==> flow/design.v <==
`timescale 1ns / 1ps
module judge(
	input [63:0]num,
	output [15:0] judge
    );
assign judge[0] = (num[3:0]==4'b0000)?1'b0:1'b1;	
assign judge[1] = (num[7:4]==4'b0000)?1'b0:1'b1;
assign judge[2] = (num[11:8]==4'b0000)?1'b0:1'b1;
assign judge[3] = (num[15:12]==4'b0000)?1'b0:1'b1;
assign judge[4] = (num[19:16]==4'b0000)?1'b0:1'b1;
assign judge[5] = (num[23:20]==4'b0000)?1'b0:1'b1;
assign judge[6] = (num[27:24]==4'b0000)?1'b0:1'b1;
assign judge[7] = (num[31:28]==4'b0000)?1'b0:1'b1;
assign judge[8] = (num[35:32]==4'b0000)?1'b0:1'b1;
assign judge[9] = (num[39:36]==4'b0000)?1'b0:1'b1;
assign judge[10] = (num[43:40]==4'b0000)?1'b0:1'b1;
assign judge[11] = (num[47:44]==4'b0000)?1'b0:1'b1;
assign judge[12] = (num[51:48]==4'b0000)?1'b0:1'b1;
assign judge[13] = (num[55:52]==4'b0000)?1'b0:1'b1;
assign judge[14] = (num[59:56]==4'b0000)?1'b0:1'b1;
assign judge[15] = (num[63:60]==4'b0000)?1'b0:1'b1;
endmodule
`timescale 1ns / 1ps
module GameModeEazy(
input wire clk,
input wire rst,
input wire load,
input wire [63:0] load_board,
input wire [3:0]btn,
input wire [3:0]mode,
output wire [63:0] num,
output wire [15:0] judge
    );
reg [63:0] num_reg; 
reg [63:0] num_reg_last;
reg [3:0]position_reg;
reg [1:0]count;
assign num = num_reg;
judge m0(.num(num),.judge(judge));
always @ (posedge clk)
if (rst) begin
	num_reg = 64'b0001000000000000000000000000000000000000000000000000000000010000;
	count = 2'b00;
end
else if (load) begin
	num_reg = load_board;
end
else if (mode==4'b0011) begin
	if (count==2'b11) count=2'b00; else count=count+1'b1;
	num_reg_last=num_reg;
		if (btn[0]==1)
		begin		
			if (num_reg[3:0]==4'b0000)
				begin
					num_reg[3:0]=num_reg[19:16];
					num_reg[19:16]=4'b0000;
				end
			if (num_reg[7:4]==4'b0000)
				begin
					num_reg[7:4]=num_reg[23:20];
					num_reg[23:20]=4'b0000;
				end	
			if (num_reg[11:8]==4'b0000)
				begin
					num_reg[11:8]=num_reg[27:24];
					num_reg[27:24]=4'b0000;
				end	
			if (num_reg[15:12]==4'b0000)
				begin
					num_reg[15:12]=num_reg[31:28];
					num_reg[31:28]=4'b0000;
				end	
			if (num_reg[19:16]==4'b0000)
				begin
					num_reg[19:16]=num_reg[35:32];
					num_reg[35:32]=4'b0000;
				end
			if (num_reg[23:20]==4'b0000)
				begin
					num_reg[23:20]=num_reg[39:36];
					num_reg[39:36]=4'b0000;
				end	
			if (num_reg[27:24]==4'b0000)
				begin
					num_reg[27:24]=num_reg[43:40];
					num_reg[43:40]=4'b0000;
				end	
			if (num_reg[31:28]==4'b0000)
				begin
					num_reg[31:28]=num_reg[47:44];
					num_reg[47:44]=4'b0000;
				end	
			if (num_reg[3:0]==4'b0000)
				begin
					num_reg[3:0]=num_reg[19:16];
					num_reg[19:16]=4'b0000;
				end
			if (num_reg[7:4]==4'b0000)
				begin
					num_reg[7:4]=num_reg[23:20];
					num_reg[23:20]=4'b0000;
				end	
			if (num_reg[11:8]==4'b0000)
				begin
					num_reg[11:8]=num_reg[27:24];
					num_reg[27:24]=4'b0000;
				end	
			if (num_reg[15:12]==4'b0000)
				begin
					num_reg[15:12]=num_reg[31:28];
					num_reg[31:28]=4'b0000;
				end	
			if (num_reg[35:32]==4'b0000)
				begin
					num_reg[35:32]=num_reg[51:48];
					num_reg[51:48]=4'b0000;
				end
			if (num_reg[39:36]==4'b0000)
				begin
					num_reg[39:36]=num_reg[55:52];
					num_reg[55:52]=4'b0000;
				end	
			if (num_reg[43:40]==4'b0000)
				begin
					num_reg[43:40]=num_reg[59:56];
					num_reg[59:56]=4'b0000;
				end	
			if (num_reg[47:44]==4'b0000)
				begin
					num_reg[47:44]=num_reg[63:60];
					num_reg[63:60]=4'b0000;
				end		
			if (num_reg[19:16]==4'b0000)
				begin
					num_reg[19:16]=num_reg[35:32];
					num_reg[35:32]=4'b0000;
				end
			if (num_reg[23:20]==4'b0000)
				begin
					num_reg[23:20]=num_reg[39:36];
					num_reg[39:36]=4'b0000;
				end	
			if (num_reg[27:24]==4'b0000)
				begin
					num_reg[27:24]=num_reg[43:40];
					num_reg[43:40]=4'b0000;
				end	
			if (num_reg[31:28]==4'b0000)
				begin
					num_reg[31:28]=num_reg[47:44];
					num_reg[47:44]=4'b0000;
				end	
			if (num_reg[3:0]==4'b0000)
				begin
					num_reg[3:0]=num_reg[19:16];
					num_reg[19:16]=4'b0000;
				end
			if (num_reg[7:4]==4'b0000)
				begin
					num_reg[7:4]=num_reg[23:20];
					num_reg[23:20]=4'b0000;
				end	
			if (num_reg[11:8]==4'b0000)
				begin
					num_reg[11:8]=num_reg[27:24];
					num_reg[27:24]=4'b0000;
				end	
			if (num_reg[15:12]==4'b0000)
				begin
					num_reg[15:12]=num_reg[31:28];
					num_reg[31:28]=4'b0000;
				end	
			if (num_reg[3:0]==num_reg[19:16] && num_reg[3:0]!=4'b0000)
				begin
					num_reg[3:0]=num_reg[3:0]+1'b1;
					num_reg[19:16]=4'b0000;
				end
			if (num_reg[7:4]==num_reg[23:20] && num_reg[7:4]!=4'b0000)
				begin
					num_reg[7:4]=num_reg[7:4]+1'b1;
					num_reg[23:20]=4'b0000;
				end	
			if (num_reg[11:8]==num_reg[27:24] && num_reg[11:8]!=4'b0000)
				begin
					num_reg[11:8]=num_reg[11:8]+1'b1;
					num_reg[27:24]=4'b0000;
				end	
			if (num_reg[15:12]==num_reg[31:28] && num_reg[15:12]!=4'b0000)
				begin
					num_reg[15:12]=num_reg[15:12]+1'b1;
					num_reg[31:28]=4'b0000;
				end	
			if (num_reg[35:32]==num_reg[19:16] && num_reg[35:32]!=4'b0000)
				begin
					num_reg[19:16]=num_reg[19:16]+1'b1;
					num_reg[35:32]=4'b0000;
				end
			if (num_reg[23:20]==num_reg[39:36] && num_reg[23:20]!=4'b000)
				begin
					num_reg[23:20]=num_reg[23:20]+1'b1;
					num_reg[39:36]=4'b0000;
				end	
			if (num_reg[43:40]==num_reg[27:24] && num_reg[43:40]!=4'b0000)
				begin
					num_reg[27:24]=num_reg[27:24]+1'b1;
					num_reg[43:40]=4'b0000;
				end	
			if (num_reg[47:44]==num_reg[31:28] && num_reg[47:44]!=4'b0000)
				begin
					num_reg[31:28]=num_reg[31:28]+1'b1;
					num_reg[47:44]=4'b0000;
				end	
			if (num_reg[35:32]==num_reg[51:48] && num_reg[35:32]!=4'b0000)
				begin
					num_reg[35:32]=num_reg[35:32]+1'b1;
					num_reg[51:48]=4'b0000;
				end
			if (num_reg[55:52]==num_reg[39:36] && num_reg[55:52]!=4'b0000) 
				begin
					num_reg[39:36]=num_reg[39:36]+1'b1;
					num_reg[55:52]=4'b0000;
				end	
			if (num_reg[43:40]==num_reg[59:56] && num_reg[43:40]!=4'b0000)
				begin
					num_reg[43:40]=num_reg[43:40]+1'b1;
					num_reg[59:56]=4'b0000;
				end	
			if (num_reg[47:44]==num_reg[63:60] && num_reg[47:44]!=4'b0000)
				begin
					num_reg[47:44]=num_reg[47:44]+1'b1;
					num_reg[63:60]=4'b0000;
				end		
			if (num_reg[3:0]==4'b0000)
				begin
					num_reg[3:0]=num_reg[19:16];
					num_reg[19:16]=4'b0000;
				end
			if (num_reg[7:4]==4'b0000)
				begin
					num_reg[7:4]=num_reg[23:20];
					num_reg[23:20]=4'b0000;
				end	
			if (num_reg[11:8]==4'b0000)
				begin
					num_reg[11:8]=num_reg[27:24];
					num_reg[27:24]=4'b0000;
				end	
			if (num_reg[15:12]==4'b0000)
				begin
					num_reg[15:12]=num_reg[31:28];
					num_reg[31:28]=4'b0000;
				end	
			if (num_reg[19:16]==4'b0000)
				begin
					num_reg[19:16]=num_reg[35:32];
					num_reg[35:32]=4'b0000;
				end
			if (num_reg[23:20]==4'b0000)
				begin
					num_reg[23:20]=num_reg[39:36];
					num_reg[39:36]=4'b0000;
				end	
			if (num_reg[27:24]==4'b0000)
				begin
					num_reg[27:24]=num_reg[43:40];
					num_reg[43:40]=4'b0000;
				end	
			if (num_reg[31:28]==4'b0000)
				begin
					num_reg[31:28]=num_reg[47:44];
					num_reg[47:44]=4'b0000;
				end	
			if (num_reg[3:0]==4'b0000)
				begin
					num_reg[3:0]=num_reg[19:16];
					num_reg[19:16]=4'b0000;
				end
			if (num_reg[7:4]==4'b0000)
				begin
					num_reg[7:4]=num_reg[23:20];
					num_reg[23:20]=4'b0000;
				end	
			if (num_reg[11:8]==4'b0000)
				begin
					num_reg[11:8]=num_reg[27:24];
					num_reg[27:24]=4'b0000;
				end	
			if (num_reg[15:12]==4'b0000)
				begin
					num_reg[15:12]=num_reg[31:28];
					num_reg[31:28]=4'b0000;
				end	
			if (num_reg[35:32]==4'b0000)
				begin
					num_reg[35:32]=num_reg[51:48];
					num_reg[51:48]=4'b0000;
				end
			if (num_reg[39:36]==4'b0000)
				begin
					num_reg[39:36]=num_reg[55:52];
					num_reg[55:52]=4'b0000;
				end	
			if (num_reg[43:40]==4'b0000)
				begin
					num_reg[43:40]=num_reg[59:56];
					num_reg[59:56]=4'b0000;
				end	
			if (num_reg[47:44]==4'b0000)
				begin
					num_reg[47:44]=num_reg[63:60];
					num_reg[63:60]=4'b0000;
				end		
			if (num_reg[19:16]==4'b0000)
				begin
					num_reg[19:16]=num_reg[35:32];
					num_reg[35:32]=4'b0000;
				end
			if (num_reg[23:20]==4'b0000)
				begin
					num_reg[23:20]=num_reg[39:36];
					num_reg[39:36]=4'b0000;
				end	
			if (num_reg[27:24]==4'b0000)
				begin
					num_reg[27:24]=num_reg[43:40];
					num_reg[43:40]=4'b0000;
				end	
			if (num_reg[31:28]==4'b0000)
				begin
					num_reg[31:28]=num_reg[47:44];
					num_reg[47:44]=4'b0000;
				end	
			if (num_reg[3:0]==4'b0000)
				begin
					num_reg[3:0]=num_reg[19:16];
					num_reg[19:16]=4'b0000;
				end
			if (num_reg[7:4]==4'b0000)
				begin
					num_reg[7:4]=num_reg[23:20];
					num_reg[23:20]=4'b0000;
				end	
			if (num_reg[11:8]==4'b0000)
				begin
					num_reg[11:8]=num_reg[27:24];
					num_reg[27:24]=4'b0000;
				end	
			if (num_reg[15:12]==4'b0000)
				begin
					num_reg[15:12]=num_reg[31:28];
					num_reg[31:28]=4'b0000;
				end	
			end		
	else if (btn[1]==1)
		begin	
			if (num_reg[51:48]==4'b0000)
				begin
					num_reg[51:48]=num_reg[35:32];
					num_reg[35:32]=4'b0000;
				end
			if (num_reg[55:52]==4'b0000)
				begin
					num_reg[55:52]=num_reg[39:36];
					num_reg[39:36]=4'b0000;
				end	
			if (num_reg[59:56]==4'b0000)
				begin
					num_reg[59:56]=num_reg[43:40];
					num_reg[43:40]=4'b0000;
				end	
			if (num_reg[63:60]==4'b0000)
				begin
					num_reg[63:60]=num_reg[47:44];
					num_reg[47:44]=4'b0000;
				end	
			if (num_reg[35:32]==4'b0000)
				begin
					num_reg[35:32]=num_reg[19:16];
					num_reg[19:16]=4'b0000;
				end
			if (num_reg[39:36]==4'b0000)
				begin
					num_reg[39:36]=num_reg[23:20];
					num_reg[23:20]=4'b0000;
				end	
			if (num_reg[43:40]==4'b0000)
				begin
					num_reg[43:40]=num_reg[27:24];
					num_reg[27:24]=4'b0000;
				end	
			if (num_reg[47:44]==4'b0000)
				begin
					num_reg[47:44]=num_reg[31:28];
					num_reg[31:28]=4'b0000;
				end	
			if (num_reg[51:48]==4'b0000)
				begin
					num_reg[51:48]=num_reg[35:32];
					num_reg[35:32]=4'b0000;
				end
			if (num_reg[55:52]==4'b0000)
				begin
					num_reg[55:52]=num_reg[39:36];
					num_reg[39:36]=4'b0000;
				end	
			if (num_reg[59:56]==4'b0000)
				begin
					num_reg[59:56]=num_reg[43:40];
					num_reg[43:40]=4'b0000;
				end	
			if (num_reg[63:60]==4'b0000)
				begin
					num_reg[63:60]=num_reg[47:44];
					num_reg[47:44]=4'b0000;
				end	
			if (num_reg[19:16]==4'b0000)
				begin
					num_reg[19:16]=num_reg[3:0];
					num_reg[3:0]=4'b0000;
				end
			if (num_reg[23:20]==4'b0000)
				begin
					num_reg[23:20]=num_reg[7:4];
					num_reg[7:4]=4'b0000;
				end	
			if (num_reg[27:24]==4'b0000)
				begin
					num_reg[27:24]=num_reg[11:8];
					num_reg[11:8]=4'b0000;
				end	
			if (num_reg[31:28]==4'b0000)
				begin
					num_reg[31:28]=num_reg[15:12];
					num_reg[15:12]=4'b0000;
				end		
			if (num_reg[35:32]==4'b0000)
				begin
					num_reg[35:32]=num_reg[19:16];
					num_reg[19:16]=4'b0000;
				end
			if (num_reg[39:36]==4'b0000)
				begin
					num_reg[39:36]=num_reg[23:20];
					num_reg[23:20]=4'b0000;
				end	
			if (num_reg[43:40]==4'b0000)
				begin
					num_reg[43:40]=num_reg[27:24];
					num_reg[27:24]=4'b0000;
				end	
			if (num_reg[47:44]==4'b0000)
				begin
					num_reg[47:44]=num_reg[31:28];
					num_reg[31:28]=4'b0000;
				end	
			if (num_reg[51:48]==4'b0000)
				begin
					num_reg[51:48]=num_reg[35:32];
					num_reg[35:32]=4'b0000;
				end
			if (num_reg[55:52]==4'b0000)
				begin
					num_reg[55:52]=num_reg[39:36];
					num_reg[39:36]=4'b0000;
				end	
			if (num_reg[59:56]==4'b0000)
				begin
					num_reg[59:56]=num_reg[43:40];
					num_reg[43:40]=4'b0000;
				end	
			if (num_reg[63:60]==4'b0000)
				begin
					num_reg[63:60]=num_reg[47:44];
					num_reg[47:44]=4'b0000;
				end	
			if (num_reg[51:48]==num_reg[35:32] && num_reg[51:48]!=4'b0000)
				begin
					num_reg[51:48]=num_reg[51:48]+1'b1;
					num_reg[35:32]=4'b0000;
				end
			if (num_reg[55:52]==num_reg[39:36] && num_reg[55:52]!=4'b0000)
				begin
					num_reg[55:52]=num_reg[55:52]+1'b1;
					num_reg[39:36]=4'b0000;
				end	
			if (num_reg[59:56]==num_reg[43:40] && num_reg[59:56]!=4'b0000)
				begin
					num_reg[59:56]=num_reg[59:56]+1'b1;
					num_reg[43:40]=4'b0000;
				end	
			if (num_reg[63:60]==num_reg[47:44] && num_reg[63:60]!=4'b0000)
				begin
					num_reg[63:60]=num_reg[63:60]+1'b1;
					num_reg[47:44]=4'b0000;
				end	
			if (num_reg[35:32]==num_reg[19:16] && num_reg[35:32]!=4'b0000)
				begin
					num_reg[35:32]=num_reg[35:32]+1'b1;
					num_reg[19:16]=4'b0000;
				end
			if (num_reg[39:36]==num_reg[23:20] && num_reg[39:36]!=4'b0000)
				begin
					num_reg[39:36]=num_reg[39:36]+1'b1;
					num_reg[23:20]=4'b0000;
				end	
			if (num_reg[43:40]==num_reg[27:24] && num_reg[43:40]!=4'b0000)
				begin
					num_reg[43:40]=num_reg[43:40]+1'b1;
					num_reg[27:24]=4'b0000;
				end	
			if (num_reg[47:44]==num_reg[31:28] && num_reg[47:44]!=4'b0000)
				begin
					num_reg[47:44]=num_reg[47:44]+1'b1;
					num_reg[31:28]=4'b0000;
				end	
			if (num_reg[19:16]==num_reg[3:0] && num_reg[19:16]!=4'b0000)
				begin
					num_reg[19:16]=num_reg[19:16]+1'b1;
					num_reg[3:0]=4'b0000;
				end
			if (num_reg[23:20]==num_reg[7:4] && num_reg[23:20]!=4'b0000)
				begin
					num_reg[23:20]=num_reg[23:20]+1'b1;
					num_reg[7:4]=4'b0000;
				end	
			if (num_reg[27:24]==num_reg[11:8] && num_reg[27:24]!=4'b0000)
				begin
					num_reg[27:24]=num_reg[27:24]+1'b1;
					num_reg[11:8]=4'b0000;
				end	
			if (num_reg[31:28]==num_reg[15:12] && num_reg[31:28]!=4'b0000)
				begin
					num_reg[31:28]=num_reg[31:28]+1'b1;
					num_reg[15:12]=4'b0000;
				end		
			if (num_reg[51:48]==4'b0000)
				begin
					num_reg[51:48]=num_reg[35:32];
					num_reg[35:32]=4'b0000;
				end
			if (num_reg[55:52]==4'b0000)
				begin
					num_reg[55:52]=num_reg[39:36];
					num_reg[39:36]=4'b0000;
				end	
			if (num_reg[59:56]==4'b0000)
				begin
					num_reg[59:56]=num_reg[43:40];
					num_reg[43:40]=4'b0000;
				end	
			if (num_reg[63:60]==4'b0000)
				begin
					num_reg[63:60]=num_reg[47:44];
					num_reg[47:44]=4'b0000;
				end	
			if (num_reg[35:32]==4'b0000)
				begin
					num_reg[35:32]=num_reg[19:16];
					num_reg[19:16]=4'b0000;
				end
			if (num_reg[39:36]==4'b0000)
				begin
					num_reg[39:36]=num_reg[23:20];
					num_reg[23:20]=4'b0000;
				end	
			if (num_reg[43:40]==4'b0000)
				begin
					num_reg[43:40]=num_reg[27:24];
					num_reg[27:24]=4'b0000;
				end	
			if (num_reg[47:44]==4'b0000)
				begin
					num_reg[47:44]=num_reg[31:28];
					num_reg[31:28]=4'b0000;
				end	
			if (num_reg[51:48]==4'b0000)
				begin
					num_reg[51:48]=num_reg[35:32];
					num_reg[35:32]=4'b0000;
				end
			if (num_reg[55:52]==4'b0000)
				begin
					num_reg[55:52]=num_reg[39:36];
					num_reg[39:36]=4'b0000;
				end	
			if (num_reg[59:56]==4'b0000)
				begin
					num_reg[59:56]=num_reg[43:40];
					num_reg[43:40]=4'b0000;
				end	
			if (num_reg[63:60]==4'b0000)
				begin
					num_reg[63:60]=num_reg[47:44];
					num_reg[47:44]=4'b0000;
				end	
			if (num_reg[19:16]==4'b0000)
				begin
					num_reg[19:16]=num_reg[3:0];
					num_reg[3:0]=4'b0000;
				end
			if (num_reg[23:20]==4'b0000)
				begin
					num_reg[23:20]=num_reg[7:4];
					num_reg[7:4]=4'b0000;
				end	
			if (num_reg[27:24]==4'b0000)
				begin
					num_reg[27:24]=num_reg[11:8];
					num_reg[11:8]=4'b0000;
				end	
			if (num_reg[31:28]==4'b0000)
				begin
					num_reg[31:28]=num_reg[15:12];
					num_reg[15:12]=4'b0000;
				end		
			if (num_reg[35:32]==4'b0000)
				begin
					num_reg[35:32]=num_reg[19:16];
					num_reg[19:16]=4'b0000;
				end
			if (num_reg[39:36]==4'b0000)
				begin
					num_reg[39:36]=num_reg[23:20];
					num_reg[23:20]=4'b0000;
				end	
			if (num_reg[43:40]==4'b0000)
				begin
					num_reg[43:40]=num_reg[27:24];
					num_reg[27:24]=4'b0000;
				end	
			if (num_reg[47:44]==4'b0000)
				begin
					num_reg[47:44]=num_reg[31:28];
					num_reg[31:28]=4'b0000;
				end	
			if (num_reg[51:48]==4'b0000)
				begin
					num_reg[51:48]=num_reg[35:32];
					num_reg[35:32]=4'b0000;
				end
			if (num_reg[55:52]==4'b0000)
				begin
					num_reg[55:52]=num_reg[39:36];
					num_reg[39:36]=4'b0000;
				end	
			if (num_reg[59:56]==4'b0000)
				begin
					num_reg[59:56]=num_reg[43:40];
					num_reg[43:40]=4'b0000;
				end	
			if (num_reg[63:60]==4'b0000)
				begin
					num_reg[63:60]=num_reg[47:44];
					num_reg[47:44]=4'b0000;
				end	
			end	
	else if(btn[2]==1)
	begin
			if (num_reg[3:0]==4'b0000)
				begin
					num_reg[3:0]=num_reg[7:4];
					num_reg[7:4]=4'b0000;
				end
			if (num_reg[19:16]==4'b0000)
				begin
					num_reg[19:16]=num_reg[23:20];
					num_reg[23:20]=4'b0000;
				end	
			if (num_reg[35:32]==4'b0000)
				begin
					num_reg[35:32]=num_reg[39:36];
					num_reg[39:36]=4'b0000;
				end	
			if (num_reg[51:48]==4'b0000)
				begin
					num_reg[51:48]=num_reg[55:52];
					num_reg[55:52]=4'b0000;
				end	
			if (num_reg[7:4]==4'b0000)
				begin
					num_reg[7:4]=num_reg[11:8];
					num_reg[11:8]=4'b0000;
				end
			if (num_reg[23:20]==4'b0000)
				begin
					num_reg[23:20]=num_reg[27:24];
					num_reg[27:24]=4'b0000;
				end	
			if (num_reg[39:36]==4'b0000)
				begin
					num_reg[39:36]=num_reg[43:40];
					num_reg[43:40]=4'b0000;
				end	
			if (num_reg[55:52]==4'b0000)
				begin
					num_reg[55:52]=num_reg[59:56];
					num_reg[59:56]=4'b0000;
				end	
			if (num_reg[3:0]==4'b0000)
				begin
					num_reg[3:0]=num_reg[7:4];
					num_reg[7:4]=4'b0000;
				end
			if (num_reg[19:16]==4'b0000)
				begin
					num_reg[19:16]=num_reg[23:20];
					num_reg[23:20]=4'b0000;
				end	
			if (num_reg[35:32]==4'b0000)
				begin
					num_reg[35:32]=num_reg[39:36];
					num_reg[39:36]=4'b0000;
				end	
			if (num_reg[51:48]==4'b0000)
				begin
					num_reg[51:48]=num_reg[55:52];
					num_reg[55:52]=4'b0000;
				end	
			if (num_reg[11:8]==4'b0000)
				begin
					num_reg[11:8]=num_reg[15:12];
					num_reg[15:12]=4'b0000;
				end
			if (num_reg[27:24]==4'b0000)
				begin
					num_reg[27:24]=num_reg[31:28];
					num_reg[31:28]=4'b0000;
				end	
			if (num_reg[43:40]==4'b0000)
				begin
					num_reg[43:40]=num_reg[47:44];
					num_reg[47:44]=4'b0000;
				end	
			if (num_reg[59:56]==4'b0000)
				begin
					num_reg[59:56]=num_reg[63:60];
					num_reg[63:60]=4'b0000;
				end		
			if (num_reg[7:4]==4'b0000)
				begin
					num_reg[7:4]=num_reg[11:8];
					num_reg[11:8]=4'b0000;
				end
			if (num_reg[23:20]==4'b0000)
				begin
					num_reg[23:20]=num_reg[27:24];
					num_reg[27:24]=4'b0000;
				end	
			if (num_reg[39:36]==4'b0000)
				begin
					num_reg[39:36]=num_reg[43:40];
					num_reg[43:40]=4'b0000;
				end	
			if (num_reg[55:52]==4'b0000)
				begin
					num_reg[55:52]=num_reg[59:56];
					num_reg[59:56]=4'b0000;
				end	
			if (num_reg[3:0]==4'b0000)
				begin
					num_reg[3:0]=num_reg[7:4];
					num_reg[7:4]=4'b0000;
				end
			if (num_reg[19:16]==4'b0000)
				begin
					num_reg[19:16]=num_reg[23:20];
					num_reg[23:20]=4'b0000;
				end	
			if (num_reg[35:32]==4'b0000)
				begin
					num_reg[35:32]=num_reg[39:36];
					num_reg[39:36]=4'b0000;
				end	
			if (num_reg[51:48]==4'b0000)
				begin
					num_reg[51:48]=num_reg[55:52];
					num_reg[55:52]=4'b0000;
				end	
			if (num_reg[3:0]==num_reg[7:4] && num_reg[3:0]!=4'b0000)
				begin
					num_reg[3:0]=num_reg[3:0]+1'b1;
					num_reg[7:4]=4'b0000;
				end
			if (num_reg[19:16]==num_reg[23:20] && num_reg[19:16]!=4'b0000)
				begin
					num_reg[19:16]=num_reg[19:16]+1'b1;
					num_reg[23:20]=4'b0000;
				end	
			if (num_reg[35:32]==num_reg[39:36] && num_reg[35:32]!=4'b0000)
				begin
					num_reg[35:32]=num_reg[35:32]+1'b1;
					num_reg[39:36]=4'b0000;
				end	
			if (num_reg[51:48]==num_reg[55:52] && num_reg[51:48]!=4'b0000)
				begin
					num_reg[51:48]=num_reg[51:48]+1'b1;
					num_reg[55:52]=4'b0000;
				end	
			if (num_reg[7:4]==num_reg[11:8] && num_reg[7:4]!=4'b0000)
				begin
					num_reg[7:4]=num_reg[7:4]+1'b1;
					num_reg[11:8]=4'b0000;
				end
			if (num_reg[23:20]==num_reg[27:24] && num_reg[23:20]!=4'b0000)
				begin
					num_reg[23:20]=num_reg[23:20]+1'b1;
					num_reg[27:24]=4'b0000;
				end	
			if (num_reg[39:36]==num_reg[43:40] && num_reg[39:36]!=4'b0000)
				begin
					num_reg[39:36]=num_reg[39:36]+1'b1;
					num_reg[43:40]=4'b0000;
				end	
			if (num_reg[55:52]==num_reg[59:56] && num_reg[55:52]!=4'b0000)
				begin
					num_reg[55:52]=num_reg[55:52]+1'b1;
					num_reg[59:56]=4'b0000;
				end	
			if (num_reg[11:8]==num_reg[15:12] && num_reg[11:8]!=4'b0000)
				begin
					num_reg[11:8]=num_reg[11:8]+1'b1;
					num_reg[15:12]=4'b0000;
				end
			if (num_reg[27:24]==num_reg[31:28] && num_reg[27:24]!=4'b0000)
				begin
					num_reg[27:24]=num_reg[27:24]+1'b1;
					num_reg[31:28]=4'b0000;
				end	
			if (num_reg[43:40]==num_reg[47:44] && num_reg[43:40]!=4'b0000)
				begin
					num_reg[43:40]=num_reg[43:40]+1'b1;
					num_reg[47:44]=4'b0000;
				end	
			if (num_reg[59:56]==num_reg[63:60] && num_reg[59:56]!=4'b0000)
				begin
					num_reg[59:56]=num_reg[59:56]+1'b1;
					num_reg[63:60]=4'b0000;
				end		
			if (num_reg[3:0]==4'b0000)
				begin
					num_reg[3:0]=num_reg[7:4];
					num_reg[7:4]=4'b0000;
				end
			if (num_reg[19:16]==4'b0000)
				begin
					num_reg[19:16]=num_reg[23:20];
					num_reg[23:20]=4'b0000;
				end	
			if (num_reg[35:32]==4'b0000)
				begin
					num_reg[35:32]=num_reg[39:36];
					num_reg[39:36]=4'b0000;
				end	
			if (num_reg[51:48]==4'b0000)
				begin
					num_reg[51:48]=num_reg[55:52];
					num_reg[55:52]=4'b0000;
				end	
			if (num_reg[7:4]==4'b0000)
				begin
					num_reg[7:4]=num_reg[11:8];
					num_reg[11:8]=4'b0000;
				end
			if (num_reg[23:20]==4'b0000)
				begin
					num_reg[23:20]=num_reg[27:24];
					num_reg[27:24]=4'b0000;
				end	
			if (num_reg[39:36]==4'b0000)
				begin
					num_reg[39:36]=num_reg[43:40];
					num_reg[43:40]=4'b0000;
				end	
			if (num_reg[55:52]==4'b0000)
				begin
					num_reg[55:52]=num_reg[59:56];
					num_reg[59:56]=4'b0000;
				end	
			if (num_reg[3:0]==4'b0000)
				begin
					num_reg[3:0]=num_reg[7:4];
					num_reg[7:4]=4'b0000;
				end
			if (num_reg[19:16]==4'b0000)
				begin
					num_reg[19:16]=num_reg[23:20];
					num_reg[23:20]=4'b0000;
				end	
			if (num_reg[35:32]==4'b0000)
				begin
					num_reg[35:32]=num_reg[39:36];
					num_reg[39:36]=4'b0000;
				end	
			if (num_reg[51:48]==4'b0000)
				begin
					num_reg[51:48]=num_reg[55:52];
					num_reg[55:52]=4'b0000;
				end	
			if (num_reg[11:8]==4'b0000)
				begin
					num_reg[11:8]=num_reg[15:12];
					num_reg[15:12]=4'b0000;
				end
			if (num_reg[27:24]==4'b0000)
				begin
					num_reg[27:24]=num_reg[31:28];
					num_reg[31:28]=4'b0000;
				end	
			if (num_reg[43:40]==4'b0000)
				begin
					num_reg[43:40]=num_reg[47:44];
					num_reg[47:44]=4'b0000;
				end	
			if (num_reg[59:56]==4'b0000)
				begin
					num_reg[59:56]=num_reg[63:60];
					num_reg[63:60]=4'b0000;
				end		
			if (num_reg[7:4]==4'b0000)
				begin
					num_reg[7:4]=num_reg[11:8];
					num_reg[11:8]=4'b0000;
				end
			if (num_reg[23:20]==4'b0000)
				begin
					num_reg[23:20]=num_reg[27:24];
					num_reg[27:24]=4'b0000;
				end	
			if (num_reg[39:36]==4'b0000)
				begin
					num_reg[39:36]=num_reg[43:40];
					num_reg[43:40]=4'b0000;
				end	
			if (num_reg[55:52]==4'b0000)
				begin
					num_reg[55:52]=num_reg[59:56];
					num_reg[59:56]=4'b0000;
				end	
			if (num_reg[3:0]==4'b0000)
				begin
					num_reg[3:0]=num_reg[7:4];
					num_reg[7:4]=4'b0000;
				end
			if (num_reg[19:16]==4'b0000)
				begin
					num_reg[19:16]=num_reg[23:20];
					num_reg[23:20]=4'b0000;
				end	
			if (num_reg[35:32]==4'b0000)
				begin
					num_reg[35:32]=num_reg[39:36];
					num_reg[39:36]=4'b0000;
				end	
			if (num_reg[51:48]==4'b0000)
				begin
					num_reg[51:48]=num_reg[55:52];
					num_reg[55:52]=4'b0000;
				end	
		end	
	else if(btn[3]==1)
	begin		
			if (num_reg[15:12]==4'b0000)
				begin
					num_reg[15:12]=num_reg[11:8];
					num_reg[11:8]=4'b0000;
				end
			if (num_reg[31:28]==4'b0000)
				begin
					num_reg[31:28]=num_reg[27:24];
					num_reg[27:24]=4'b0000;
				end	
			if (num_reg[47:44]==4'b0000)
				begin
					num_reg[47:44]=num_reg[43:40];
					num_reg[43:40]=4'b0000;
				end	
			if (num_reg[63:60]==4'b0000)
				begin
					num_reg[63:60]=num_reg[59:56];
					num_reg[59:56]=4'b0000;
				end	
			if (num_reg[11:8]==4'b0000)
				begin
					num_reg[11:8]=num_reg[7:4];
					num_reg[7:4]=4'b0000;
				end
			if (num_reg[27:24]==4'b0000)
				begin
					num_reg[27:24]=num_reg[23:20];
					num_reg[23:20]=4'b0000;
				end	
			if (num_reg[43:40]==4'b0000)
				begin
					num_reg[43:40]=num_reg[39:36];
					num_reg[39:36]=4'b0000;
				end	
			if (num_reg[59:56]==4'b0000)
				begin
					num_reg[59:56]=num_reg[55:52];
					num_reg[55:52]=4'b0000;
				end	
			if (num_reg[15:12]==4'b0000)
				begin
					num_reg[15:12]=num_reg[11:8];
					num_reg[11:8]=4'b0000;
				end
			if (num_reg[31:28]==4'b0000)
				begin
					num_reg[31:28]=num_reg[27:24];
					num_reg[27:24]=4'b0000;
				end	
			if (num_reg[47:44]==4'b0000)
				begin
					num_reg[47:44]=num_reg[43:40];
					num_reg[43:40]=4'b0000;
				end	
			if (num_reg[63:60]==4'b0000)
				begin
					num_reg[63:60]=num_reg[59:56];
					num_reg[59:56]=4'b0000;
				end	
			if (num_reg[7:4]==4'b0000)
				begin
					num_reg[7:4]=num_reg[3:0];
					num_reg[3:0]=4'b0000;
				end
			if (num_reg[23:20]==4'b0000)
				begin
					num_reg[23:20]=num_reg[19:16];
					num_reg[19:16]=4'b0000;
				end	
			if (num_reg[39:36]==4'b0000)
				begin
					num_reg[39:36]=num_reg[35:32];
					num_reg[35:32]=4'b0000;
				end	
			if (num_reg[55:52]==4'b0000)
				begin
					num_reg[55:52]=num_reg[51:48];
					num_reg[51:48]=4'b0000;
				end		
			if (num_reg[11:8]==4'b0000)
				begin
					num_reg[11:8]=num_reg[7:4];
					num_reg[7:4]=4'b0000;
				end
			if (num_reg[27:24]==4'b0000)
				begin
					num_reg[27:24]=num_reg[23:20];
					num_reg[23:20]=4'b0000;
				end	
			if (num_reg[43:40]==4'b0000)
				begin
					num_reg[43:40]=num_reg[39:36];
					num_reg[39:36]=4'b0000;
				end	
			if (num_reg[59:56]==4'b0000)
				begin
					num_reg[59:56]=num_reg[55:52];
					num_reg[55:52]=4'b0000;
				end	
			if (num_reg[15:12]==4'b0000)
				begin
					num_reg[15:12]=num_reg[11:8];
					num_reg[11:8]=4'b0000;
				end
			if (num_reg[31:28]==4'b0000)
				begin
					num_reg[31:28]=num_reg[27:24];
					num_reg[27:24]=4'b0000;
				end	
			if (num_reg[47:44]==4'b0000)
				begin
					num_reg[47:44]=num_reg[43:40];
					num_reg[43:40]=4'b0000;
				end	
			if (num_reg[63:60]==4'b0000)
				begin
					num_reg[63:60]=num_reg[59:56];
					num_reg[59:56]=4'b0000;
				end	
			if (num_reg[15:12]==num_reg[11:8] && num_reg[15:12]!=4'b0000)
				begin
					num_reg[15:12]=num_reg[15:12]+1'b1;
					num_reg[11:8]=4'b0000;
				end
			if (num_reg[31:28]==num_reg[27:24] && num_reg[31:28]!=4'b0000)
				begin
					num_reg[31:28]=num_reg[31:28]+1'b1;
					num_reg[27:24]=4'b0000;
				end	
			if (num_reg[47:44]==num_reg[43:40] && num_reg[47:44]!=4'b0000)
				begin
					num_reg[47:44]=num_reg[47:44]+1'b1;
					num_reg[43:40]=4'b0000;
				end	
			if (num_reg[63:60]==num_reg[59:56] && num_reg[63:60]!=4'b0000)
				begin
					num_reg[63:60]=num_reg[63:60]+1'b1;
					num_reg[59:56]=4'b0000;
				end	
			if (num_reg[11:8]==num_reg[7:4] && num_reg[11:8]!=4'b0000)
				begin
					num_reg[11:8]=num_reg[11:8]+1'b1;
					num_reg[7:4]=4'b0000;
				end
			if (num_reg[27:24]==num_reg[23:20] && num_reg[27:24]!=4'b0000)
				begin
					num_reg[27:24]=num_reg[27:24]+1'b1;
					num_reg[23:20]=4'b0000;
				end	
			if (num_reg[43:40]==num_reg[39:36] && num_reg[43:40]!=4'b0000)
				begin
					num_reg[43:40]=num_reg[43:40]+1'b1;
					num_reg[39:36]=4'b0000;
				end	
			if (num_reg[59:56]==num_reg[55:52] && num_reg[59:56]!=4'b0000)
				begin
					num_reg[59:56]=num_reg[59:56]+1'b1;
					num_reg[55:52]=4'b0000;
				end	
			if (num_reg[7:4]==num_reg[3:0] && num_reg[7:4]!=4'b0000)
				begin
					num_reg[7:4]=num_reg[7:4]+1'b1;
					num_reg[3:0]=4'b0000;
				end
			if (num_reg[23:20]==num_reg[19:16] && num_reg[23:20]!=4'b0000)
				begin
					num_reg[23:20]=num_reg[23:20]+1'b1;
					num_reg[19:16]=4'b0000;
				end	
			if (num_reg[39:36]==num_reg[35:32] && num_reg[39:36]!=4'b0000)
				begin
					num_reg[39:36]=num_reg[39:36]+1'b1;
					num_reg[35:32]=4'b0000;
				end	
			if (num_reg[55:52]==num_reg[51:48] && num_reg[55:52]!=4'b0000)
				begin
					num_reg[55:52]=num_reg[55:52]+1'b1;
					num_reg[51:48]=4'b0000;
				end		
			if (num_reg[15:12]==4'b0000)
				begin
					num_reg[15:12]=num_reg[11:8];
					num_reg[11:8]=4'b0000;
				end
			if (num_reg[31:28]==4'b0000)
				begin
					num_reg[31:28]=num_reg[27:24];
					num_reg[27:24]=4'b0000;
				end	
			if (num_reg[47:44]==4'b0000)
				begin
					num_reg[47:44]=num_reg[43:40];
					num_reg[43:40]=4'b0000;
				end	
			if (num_reg[63:60]==4'b0000)
				begin
					num_reg[63:60]=num_reg[59:56];
					num_reg[59:56]=4'b0000;
				end	
			if (num_reg[11:8]==4'b0000)
				begin
					num_reg[11:8]=num_reg[7:4];
					num_reg[7:4]=4'b0000;
				end
			if (num_reg[27:24]==4'b0000)
				begin
					num_reg[27:24]=num_reg[23:20];
					num_reg[23:20]=4'b0000;
				end	
			if (num_reg[43:40]==4'b0000)
				begin
					num_reg[43:40]=num_reg[39:36];
					num_reg[39:36]=4'b0000;
				end	
			if (num_reg[59:56]==4'b0000)
				begin
					num_reg[59:56]=num_reg[55:52];
					num_reg[55:52]=4'b0000;
				end	
			if (num_reg[15:12]==4'b0000)
				begin
					num_reg[15:12]=num_reg[11:8];
					num_reg[11:8]=4'b0000;
				end
			if (num_reg[31:28]==4'b0000)
				begin
					num_reg[31:28]=num_reg[27:24];
					num_reg[27:24]=4'b0000;
				end	
			if (num_reg[47:44]==4'b0000)
				begin
					num_reg[47:44]=num_reg[43:40];
					num_reg[43:40]=4'b0000;
				end	
			if (num_reg[63:60]==4'b0000)
				begin
					num_reg[63:60]=num_reg[59:56];
					num_reg[59:56]=4'b0000;
				end	
			if (num_reg[7:4]==4'b0000)
				begin
					num_reg[7:4]=num_reg[3:0];
					num_reg[3:0]=4'b0000;
				end
			if (num_reg[23:20]==4'b0000)
				begin
					num_reg[23:20]=num_reg[19:16];
					num_reg[19:16]=4'b0000;
				end	
			if (num_reg[39:36]==4'b0000)
				begin
					num_reg[39:36]=num_reg[35:32];
					num_reg[35:32]=4'b0000;
				end	
			if (num_reg[55:52]==4'b0000)
				begin
					num_reg[55:52]=num_reg[51:48];
					num_reg[51:48]=4'b0000;
				end		
			if (num_reg[11:8]==4'b0000)
				begin
					num_reg[11:8]=num_reg[7:4];
					num_reg[7:4]=4'b0000;
				end
			if (num_reg[27:24]==4'b0000)
				begin
					num_reg[27:24]=num_reg[23:20];
					num_reg[23:20]=4'b0000;
				end	
			if (num_reg[43:40]==4'b0000)
				begin
					num_reg[43:40]=num_reg[39:36];
					num_reg[39:36]=4'b0000;
				end	
			if (num_reg[59:56]==4'b0000)
				begin
					num_reg[59:56]=num_reg[55:52];
					num_reg[55:52]=4'b0000;
				end	
			if (num_reg[15:12]==4'b0000)
				begin
					num_reg[15:12]=num_reg[11:8];
					num_reg[11:8]=4'b0000;
				end
			if (num_reg[31:28]==4'b0000)
				begin
					num_reg[31:28]=num_reg[27:24];
					num_reg[27:24]=4'b0000;
				end	
			if (num_reg[47:44]==4'b0000)
				begin
					num_reg[47:44]=num_reg[43:40];
					num_reg[43:40]=4'b0000;
				end	
			if (num_reg[63:60]==4'b0000)
				begin
					num_reg[63:60]=num_reg[59:56];
					num_reg[59:56]=4'b0000;
				end	
		end	
		if (num_reg !=num_reg_last) begin
		if (count==2'b00) position_reg=4'b0000;
		if (count==2'b01) position_reg=4'b0101;
		if (count==2'b10) position_reg=4'b1010;
		if (count==2'b11) position_reg=4'b1111;
		if (num_reg[4*position_reg+3]!=0 || num_reg[4*position_reg+2]!=0 || num_reg[4*position_reg+1]!=0 ||num_reg[4*position_reg]!=0) position_reg=(position_reg==4'b1111)?4'b0000:position_reg+1'b1;
		if (num_reg[4*position_reg+3]!=0 || num_reg[4*position_reg+2]!=0 || num_reg[4*position_reg+1]!=0 ||num_reg[4*position_reg]!=0) position_reg=(position_reg==4'b1111)?4'b0000:position_reg+1'b1;
		if (num_reg[4*position_reg+3]!=0 || num_reg[4*position_reg+2]!=0 || num_reg[4*position_reg+1]!=0 ||num_reg[4*position_reg]!=0) position_reg=(position_reg==4'b1111)?4'b0000:position_reg+1'b1;
		if (num_reg[4*position_reg+3]!=0 || num_reg[4*position_reg+2]!=0 || num_reg[4*position_reg+1]!=0 ||num_reg[4*position_reg]!=0) position_reg=(position_reg==4'b1111)?4'b0000:position_reg+1'b1;
		if (num_reg[4*position_reg+3]!=0 || num_reg[4*position_reg+2]!=0 || num_reg[4*position_reg+1]!=0 ||num_reg[4*position_reg]!=0) position_reg=(position_reg==4'b1111)?4'b0000:position_reg+1'b1;
		if (num_reg[4*position_reg+3]!=0 || num_reg[4*position_reg+2]!=0 || num_reg[4*position_reg+1]!=0 ||num_reg[4*position_reg]!=0) position_reg=(position_reg==4'b1111)?4'b0000:position_reg+1'b1;
		if (num_reg[4*position_reg+3]!=0 || num_reg[4*position_reg+2]!=0 || num_reg[4*position_reg+1]!=0 ||num_reg[4*position_reg]!=0) position_reg=(position_reg==4'b1111)?4'b0000:position_reg+1'b1;
		if (num_reg[4*position_reg+3]!=0 || num_reg[4*position_reg+2]!=0 || num_reg[4*position_reg+1]!=0 ||num_reg[4*position_reg]!=0) position_reg=(position_reg==4'b1111)?4'b0000:position_reg+1'b1;
		if (num_reg[4*position_reg+3]!=0 || num_reg[4*position_reg+2]!=0 || num_reg[4*position_reg+1]!=0 ||num_reg[4*position_reg]!=0) position_reg=(position_reg==4'b1111)?4'b0000:position_reg+1'b1;
		if (num_reg[4*position_reg+3]!=0 || num_reg[4*position_reg+2]!=0 || num_reg[4*position_reg+1]!=0 ||num_reg[4*position_reg]!=0) position_reg=(position_reg==4'b1111)?4'b0000:position_reg+1'b1;
		if (num_reg[4*position_reg+3]!=0 || num_reg[4*position_reg+2]!=0 || num_reg[4*position_reg+1]!=0 ||num_reg[4*position_reg]!=0) position_reg=(position_reg==4'b1111)?4'b0000:position_reg+1'b1;
		if (num_reg[4*position_reg+3]!=0 || num_reg[4*position_reg+2]!=0 || num_reg[4*position_reg+1]!=0 ||num_reg[4*position_reg]!=0) position_reg=(position_reg==4'b1111)?4'b0000:position_reg+1'b1;
		if (num_reg[4*position_reg+3]!=0 || num_reg[4*position_reg+2]!=0 || num_reg[4*position_reg+1]!=0 ||num_reg[4*position_reg]!=0) position_reg=(position_reg==4'b1111)?4'b0000:position_reg+1'b1;
		if (num_reg[4*position_reg+3]!=0 || num_reg[4*position_reg+2]!=0 || num_reg[4*position_reg+1]!=0 ||num_reg[4*position_reg]!=0) position_reg=(position_reg==4'b1111)?4'b0000:position_reg+1'b1;
		if (num_reg[4*position_reg+3]!=0 || num_reg[4*position_reg+2]!=0 || num_reg[4*position_reg+1]!=0 ||num_reg[4*position_reg]!=0) position_reg=(position_reg==4'b1111)?4'b0000:position_reg+1'b1;
		if (num_reg[4*position_reg+3]!=0 || num_reg[4*position_reg+2]!=0 || num_reg[4*position_reg+1]!=0 ||num_reg[4*position_reg]!=0) position_reg=(position_reg==4'b1111)?4'b0000:position_reg+1'b1;
		if (num_reg[3:0]>4'b0111 || num_reg[7:4]>4'b0111 || num_reg[11:8]>4'b0111 || num_reg[15:12]>4'b0111 || 
			 num_reg[19:16]>4'b0111 || num_reg[23:20]>4'b0111 || num_reg[27:24]>4'b0111 || num_reg[31:28]>4'b0111 ||
			 num_reg[35:32]>4'b0111 || num_reg[39:36]>4'b0111 || num_reg[43:40]>4'b0111 || num_reg[47:44]>4'b0111 ||
			 num_reg[51:48]>4'b0111 || num_reg[55:52]>4'b0111 || num_reg[59:56]>4'b0111 || num_reg[63:60]>4'b0111)
		num_reg[4*position_reg +: 4]=4'b0010;
		else
		num_reg[4*position_reg +: 4]=4'b0001;
	end	
end	
endmodule
# ---- Tool chain data of GameModeEazy
# What the tools print for GameModeEazy, step after step.
# Lines are those of the file above, counted from 1.
# Operators carry their Yosys type and port widths (W data, S select, Z words).
# A cell with -- has no value.
dict set report design {
  top_module {GameModeEazy}
  clk_port {clk}
  lib {sky130hd}
  pvt_corner {tt_025C_1v80}
}

# ---- Word-level counts
# Source: Yosys, flattened and elaborated, memories not mapped. Widths are those after wreduce. Registers that Yosys merges into a memory's read port (data or address) are not register bits. Print and check cells do not count. Equal cells are merged and count once.
dict set report bits {
  wordCells 2891
  latchBits 0
  mem_bits_ro 0
  ram_bits 0
  reg_bits 70
  mem_count 0
  input_bits 75
  clocked_rd_ports_x_width 0
}
dict set report classes {
  n_reduce_logical 355
  n_mul 0
  n_addsub 114
  n_mux 2260
  n_logic 6
  n_cmp 16
  shift 67
  n_eq 70
  div 0
}
# cell count
set op_table {}
lappend op_table {{$mux W4} 2228}
lappend op_table {{$shiftx A64 B8 Y1} 48}
lappend op_table {{$shiftx A64 B7 Y1} 16}
lappend op_table {{$logic_not A4 Y1} 192}
lappend op_table {{$add A4 B1 Y4 const B} 64}
lappend op_table {{$mux W64} 4}
lappend op_table {{$add A6 B2 Y7 const B} 32}
lappend op_table {{$eq A4 B4 Y1} 48}
lappend op_table {{$reduce_bool A4 Y1} 48}
lappend op_table {{$or A64 B64 Y64} 2}
lappend op_table {{$add A6 B1 Y7 const B} 16}
lappend op_table {{$shift A1 B33 Y64 const A} 1}
lappend op_table {{$shift A2 B33 Y64 const A} 1}
lappend op_table {{$gt A4 B3 Y1 const B} 16}
lappend op_table {{$shift A4 B33 Y64 const A} 1}
lappend op_table {{$eq A4 B4 Y1 const B} 16}
lappend op_table {{$ne A64 B64 Y1} 1}
lappend op_table {{$and A64 B64 Y64} 1}
lappend op_table {{$not A64 Y64} 1}
lappend op_table {{$mux W8} 8}
lappend op_table {{$logic_or A1 B1 Y1} 63}
lappend op_table {{$logic_and A1 B1 Y1} 48}
lappend op_table {{$neg A6 Y33} 1}
lappend op_table {{$mux W1} 16}
lappend op_table {{$mux W2} 4}
lappend op_table {{$eq A2 B2 Y1 const B} 3}
lappend op_table {{$eq A4 B2 Y1 const B} 1}
lappend op_table {{$reduce_and A4 Y1} 1}
# Not listed: further kinds 6, cells in them 7.

# ---- Logic depth
# Depth = most cells in a row (Yosys ltp): at word level without a register or memory, in the mapped netlist without a sequential cell, where the memories' decode and read muxes count.
dict set report logic_depth {
  depth_word 245
  ABC_AREA 0
  depth_mapped 133
}

# ---- Netlist
# Source: synth_stat.txt of the flow (Yosys; design flattened, memories mapped). It holds for the ABC_AREA given above (unset counts as 0); a run with the other value may have another netlist.
# type count
set types {}
lappend types {sky130_fd_sc_hd__a21oi_1 620}
lappend types {sky130_fd_sc_hd__nor2_1 602}
lappend types {sky130_fd_sc_hd__nand2_1 592}
lappend types {sky130_fd_sc_hd__xnor2_1 236}
lappend types {sky130_fd_sc_hd__o21ai_0 368}
lappend types {sky130_fd_sc_hd__mux2i_1 164}
lappend types {sky130_fd_sc_hd__nor3_1 287}
lappend types {sky130_fd_sc_hd__ha_1 112}
lappend types {sky130_fd_sc_hd__nand3_1 267}
lappend types {sky130_fd_sc_hd__dfxtp_1 66}
lappend types {sky130_fd_sc_hd__mux4_2 51}
lappend types {sky130_fd_sc_hd__clkbuf_1 288}
lappend types {sky130_fd_sc_hd__a211oi_1 120}
lappend types {sky130_fd_sc_hd__inv_1 231}
lappend types {sky130_fd_sc_hd__o31ai_1 109}
lappend types {sky130_fd_sc_hd__o211ai_1 103}
lappend types {sky130_fd_sc_hd__a21o_1 102}
lappend types {sky130_fd_sc_hd__a31oi_1 119}
# Not listed: further types 131, cells in them 2392.
dict set report synth_totals {
  seq_area_um2 1411.4
  ff_cells 69
  mapped_cells 6829
  n_buf 463
  mapped_area_um2 44996.9
}
# The figures by module come from a second, unflattened synthesis with its own total; it is not the netlist above.
dict set report unflattened {
  hier_cells 7373
  hier_area_um2 47649.4
}
# Each row is one instance without its submodules.
# module mod_area_um2 n_inst cells seq_area_um2
set modules {}
lappend modules {GameModeEazy 47529.3 1 7357 1411.4}
lappend modules {judge 120.1 1 16 0.0}

# ---- Worst setup path after synthesis
# OpenSTA on the mapped netlist: ideal clock, no wires. The path of least setup slack (recovery checks aside). Input and output delay are each 20% of the period. Register names are those of the netlist, which keeps one name where synthesis merged equal registers.
dict set report synth_path {
  kind {register -> register}
  startpoint {register num_reg[2]}
  endpoint {register num_reg[1]}
  slack_ns 0.138
  required_ns 27.872
  driving_pins 119
  period_ns 28.0
  delay_ns 27.863
  setup_ns 0.128
  launch_ns 0.000
  t_arrival_ns 27.735
  path_buffers 22
  period_less_setup_slack_ns 27.862
}
# "delay_ns" is the arrival time less input delay plus setup time.
# "driving_pins" counts driving pins, that of a launching flip-flop among them; a cell with two outputs on the path counts twice.
# "period_less_setup_slack_ns" is the clock period less the worst setup slack; recovery checks do not enter. This is arithmetic on one report: input and output delays are still those of the set period (20% each).
# At most two assigning lines are given for a register; there are more.
# Lines with a computed index may be missing from the assigning lines.
dict set report synth_between {
  cell_sequence {sky130_fd_sc_hd__dfxtp_1 > sky130_fd_sc_hd__buf_2 > sky130_fd_sc_hd__nor4_4 > sky130_fd_sc_hd__inv_2 > sky130_fd_sc_hd__buf_2 > sky130_fd_sc_hd__buf_2 > sky130_fd_sc_hd__buf_2 > sky130_fd_sc_hd__buf_6 > sky130_fd_sc_hd__clkbuf_1 > sky130_fd_sc_hd__a221oi_1 > sky130_fd_sc_hd__a21oi_1 > sky130_fd_sc_hd__ha_1 > sky130_fd_sc_hd__or4_1 > sky130_fd_sc_hd__o211ai_1 > sky130_fd_sc_hd__and3_1 > sky130_fd_sc_hd__buf_2 > sky130_fd_sc_hd__or2_1 > sky130_fd_sc_hd__clkbuf_1 > [... 83 more ...] > sky130_fd_sc_hd__xnor2_1 > sky130_fd_sc_hd__inv_1 > sky130_fd_sc_hd__ha_1 > sky130_fd_sc_hd__a22oi_1 > sky130_fd_sc_hd__a211oi_1 > sky130_fd_sc_hd__nand3_1 > sky130_fd_sc_hd__o22ai_1 > sky130_fd_sc_hd__nor4_1 > sky130_fd_sc_hd__or4_1 > sky130_fd_sc_hd__a21oi_1 > sky130_fd_sc_hd__ha_1 > sky130_fd_sc_hd__or2_2 > sky130_fd_sc_hd__inv_1 > sky130_fd_sc_hd__nand4b_1 > sky130_fd_sc_hd__a2111oi_1 > sky130_fd_sc_hd__mux2_2 > sky130_fd_sc_hd__a221oi_1 > sky130_fd_sc_hd__nor2_1}
}
# item line_no
set synth_lines {}
lappend synth_lines {{start: declaration} 34} ;# reg [63:0] num_reg;
lappend synth_lines {{start: assignment} 46} ;# num_reg = load_board;
lappend synth_lines {{start: assignment} 55} ;# num_reg[3:0]=num_reg[19:16];
lappend synth_lines {{end: assignment} 46}
lappend synth_lines {{end: assignment} 55}
lappend synth_lines {{end: declaration} 34}
# No chain of elaborated cells between the ends is given.
# Nets of the timed path that keep an RTL name, with a line that drives or declares them; the list need not be complete.
# signal line_no
set synth_named_nets {}
lappend synth_named_nets {judge[0] 6} ;# assign judge[0] = (num[3:0]==4'b0000)?1'b0:1'b1;

# ---- Worst path after layout
# Path of least setup slack in the final report of record 1 (OpenROAD, finished layout, wires in). Where an end is a register, its clock arrival counts in the times.
dict set report layout_path {
  kind {input -> register}
  startpoint {input btn[1]}
  endpoint {register num_reg[1]}
  path_buffers 9
  period_ns 28.0
  slack_ns 0.86
  required_ns 28.27
  t_arrival_ns 27.41
  setup_ns 0.13
  launch_ns 5.60
  driving_pins 85
}
# At most two assigning lines are given for a register; there are more.
# Lines with a computed index may be missing from the assigning lines.
dict set report layout_between {
  cell_sequence {sky130_fd_sc_hd__buf_2 > sky130_fd_sc_hd__inv_1 > sky130_fd_sc_hd__nand2_1 > sky130_fd_sc_hd__nor2_1 > sky130_fd_sc_hd__o21ai_0 > sky130_fd_sc_hd__a31oi_1 > sky130_fd_sc_hd__a221oi_2 > sky130_fd_sc_hd__nand2_1 > sky130_fd_sc_hd__a21oi_1 > sky130_fd_sc_hd__a311o_1 > sky130_fd_sc_hd__o211ai_4 > sky130_fd_sc_hd__buf_4 > sky130_fd_sc_hd__a2111oi_0 > sky130_fd_sc_hd__buf_4 > sky130_fd_sc_hd__a211o_1 > sky130_fd_sc_hd__nand3_1 > sky130_fd_sc_hd__and2_1 > sky130_fd_sc_hd__mux2_2 > [... 49 more ...] > sky130_fd_sc_hd__or2_1 > sky130_fd_sc_hd__mux4_2 > sky130_fd_sc_hd__xnor2_4 > sky130_fd_sc_hd__buf_4 > sky130_fd_sc_hd__mux2_1 > sky130_fd_sc_hd__nor2_1 > sky130_fd_sc_hd__nor4_1 > sky130_fd_sc_hd__or4_1 > sky130_fd_sc_hd__a21oi_1 > sky130_fd_sc_hd__ha_1 > sky130_fd_sc_hd__or2_2 > sky130_fd_sc_hd__inv_1 > sky130_fd_sc_hd__nand4b_1 > sky130_fd_sc_hd__a2111oi_1 > sky130_fd_sc_hd__buf_4 > sky130_fd_sc_hd__mux2_2 > sky130_fd_sc_hd__a221oi_1 > sky130_fd_sc_hd__nor2_1}
}
# item line_no
set layout_lines {}
lappend layout_lines {{start: declaration} 29} ;# input wire [3:0]btn,
lappend layout_lines {{end: assignment} 46} ;# num_reg = load_board;
lappend layout_lines {{end: assignment} 55} ;# num_reg[3:0]=num_reg[19:16];
lappend layout_lines {{end: declaration} 34} ;# reg [63:0] num_reg;
# No chain of elaborated cells between the ends is given.

; Module GameModeEazy, platform sky130hd: 3 stored runs of the flow (Yosys, OpenROAD) with differing settings, in no particular order. Input and output delays are each 20% of the period that was set; the output load is 0.01 pF.
; "clock_period_reached_ns" is the run's clock period less its worst setup slack. It is reckoned from that one timing run; input and output delays stay at 20% of the period that was set.
; "timing.worst_path_ns": the worst setup path's part of the clock period (all of it between registers, 20% less for each end at a port) less its slack. A launch clock that arrives late makes it longer, a capture clock that arrives late makes it shorter.

[record 1: settings]
PLACE_DENSITY_LB_ADDON = 0.11
SLEW_MARGIN = 15
period_ns = 28.0
CAP_MARGIN = 20
CORE_MARGIN = 2
CORE_UTILIZATION = 40
[record 1: results]
stdcell_area_um2 = 51936.1
setup_ws_ns = 0.857
timing.worst_path_ns = 21.54
worstPathKind = input -> register
clock_period_reached_ns = 27.143
finish.utilization_pct = 46.4
die_footprint_um2 = 115192.0
fin_hold_ws_ns = 0.567
total_negative_slack_ns = 0.000
synthesis_area_um2 = 44996.9

[record 2: settings]
CELL_PAD_IN_SITES_DETAIL_PLACEMENT = 0
CORE_UTILIZATION = 34
GPL_ROUTABILITY_DRIVEN = 1
MAX_ROUTING_LAYER = met5
PLACE_DENSITY = 0.67
SETUP_SLACK_MARGIN = 5.0
SLEW_MARGIN = 15
period_ns = 48.1
CAP_MARGIN = 20
CORE_MARGIN = 2
[record 2: results]
timing.worst_path_ns = 26.62
worstPathKind = input -> register
synthesis_area_um2 = 44996.9
total_negative_slack_ns = 0.000
die_footprint_um2 = 135269.0
clock_period_reached_ns = 36.237
setup_ws_ns = 11.863
fin_hold_ws_ns = 0.562
finish.utilization_pct = 37.1
stdcell_area_um2 = 48823.1

[record 3: settings]
CAP_MARGIN = 5
CELL_PAD_IN_SITES_GLOBAL_PLACEMENT = 3
PLACE_DENSITY_LB_ADDON = 0.11
SLEW_MARGIN = 15
TNS_END_PERCENT = 90
period_ns = 28.0
CORE_MARGIN = 2
CORE_UTILIZATION = 40
[record 3: results]
timing.worst_path_ns = 21.87
worstPathKind = input -> register
stdcell_area_um2 = 51505.6
clock_period_reached_ns = 27.471
synthesis_area_um2 = 44996.9
fin_hold_ws_ns = 0.570
finish.utilization_pct = 46.0
total_negative_slack_ns = 0.000
die_footprint_um2 = 115192.0
setup_ws_ns = 0.529
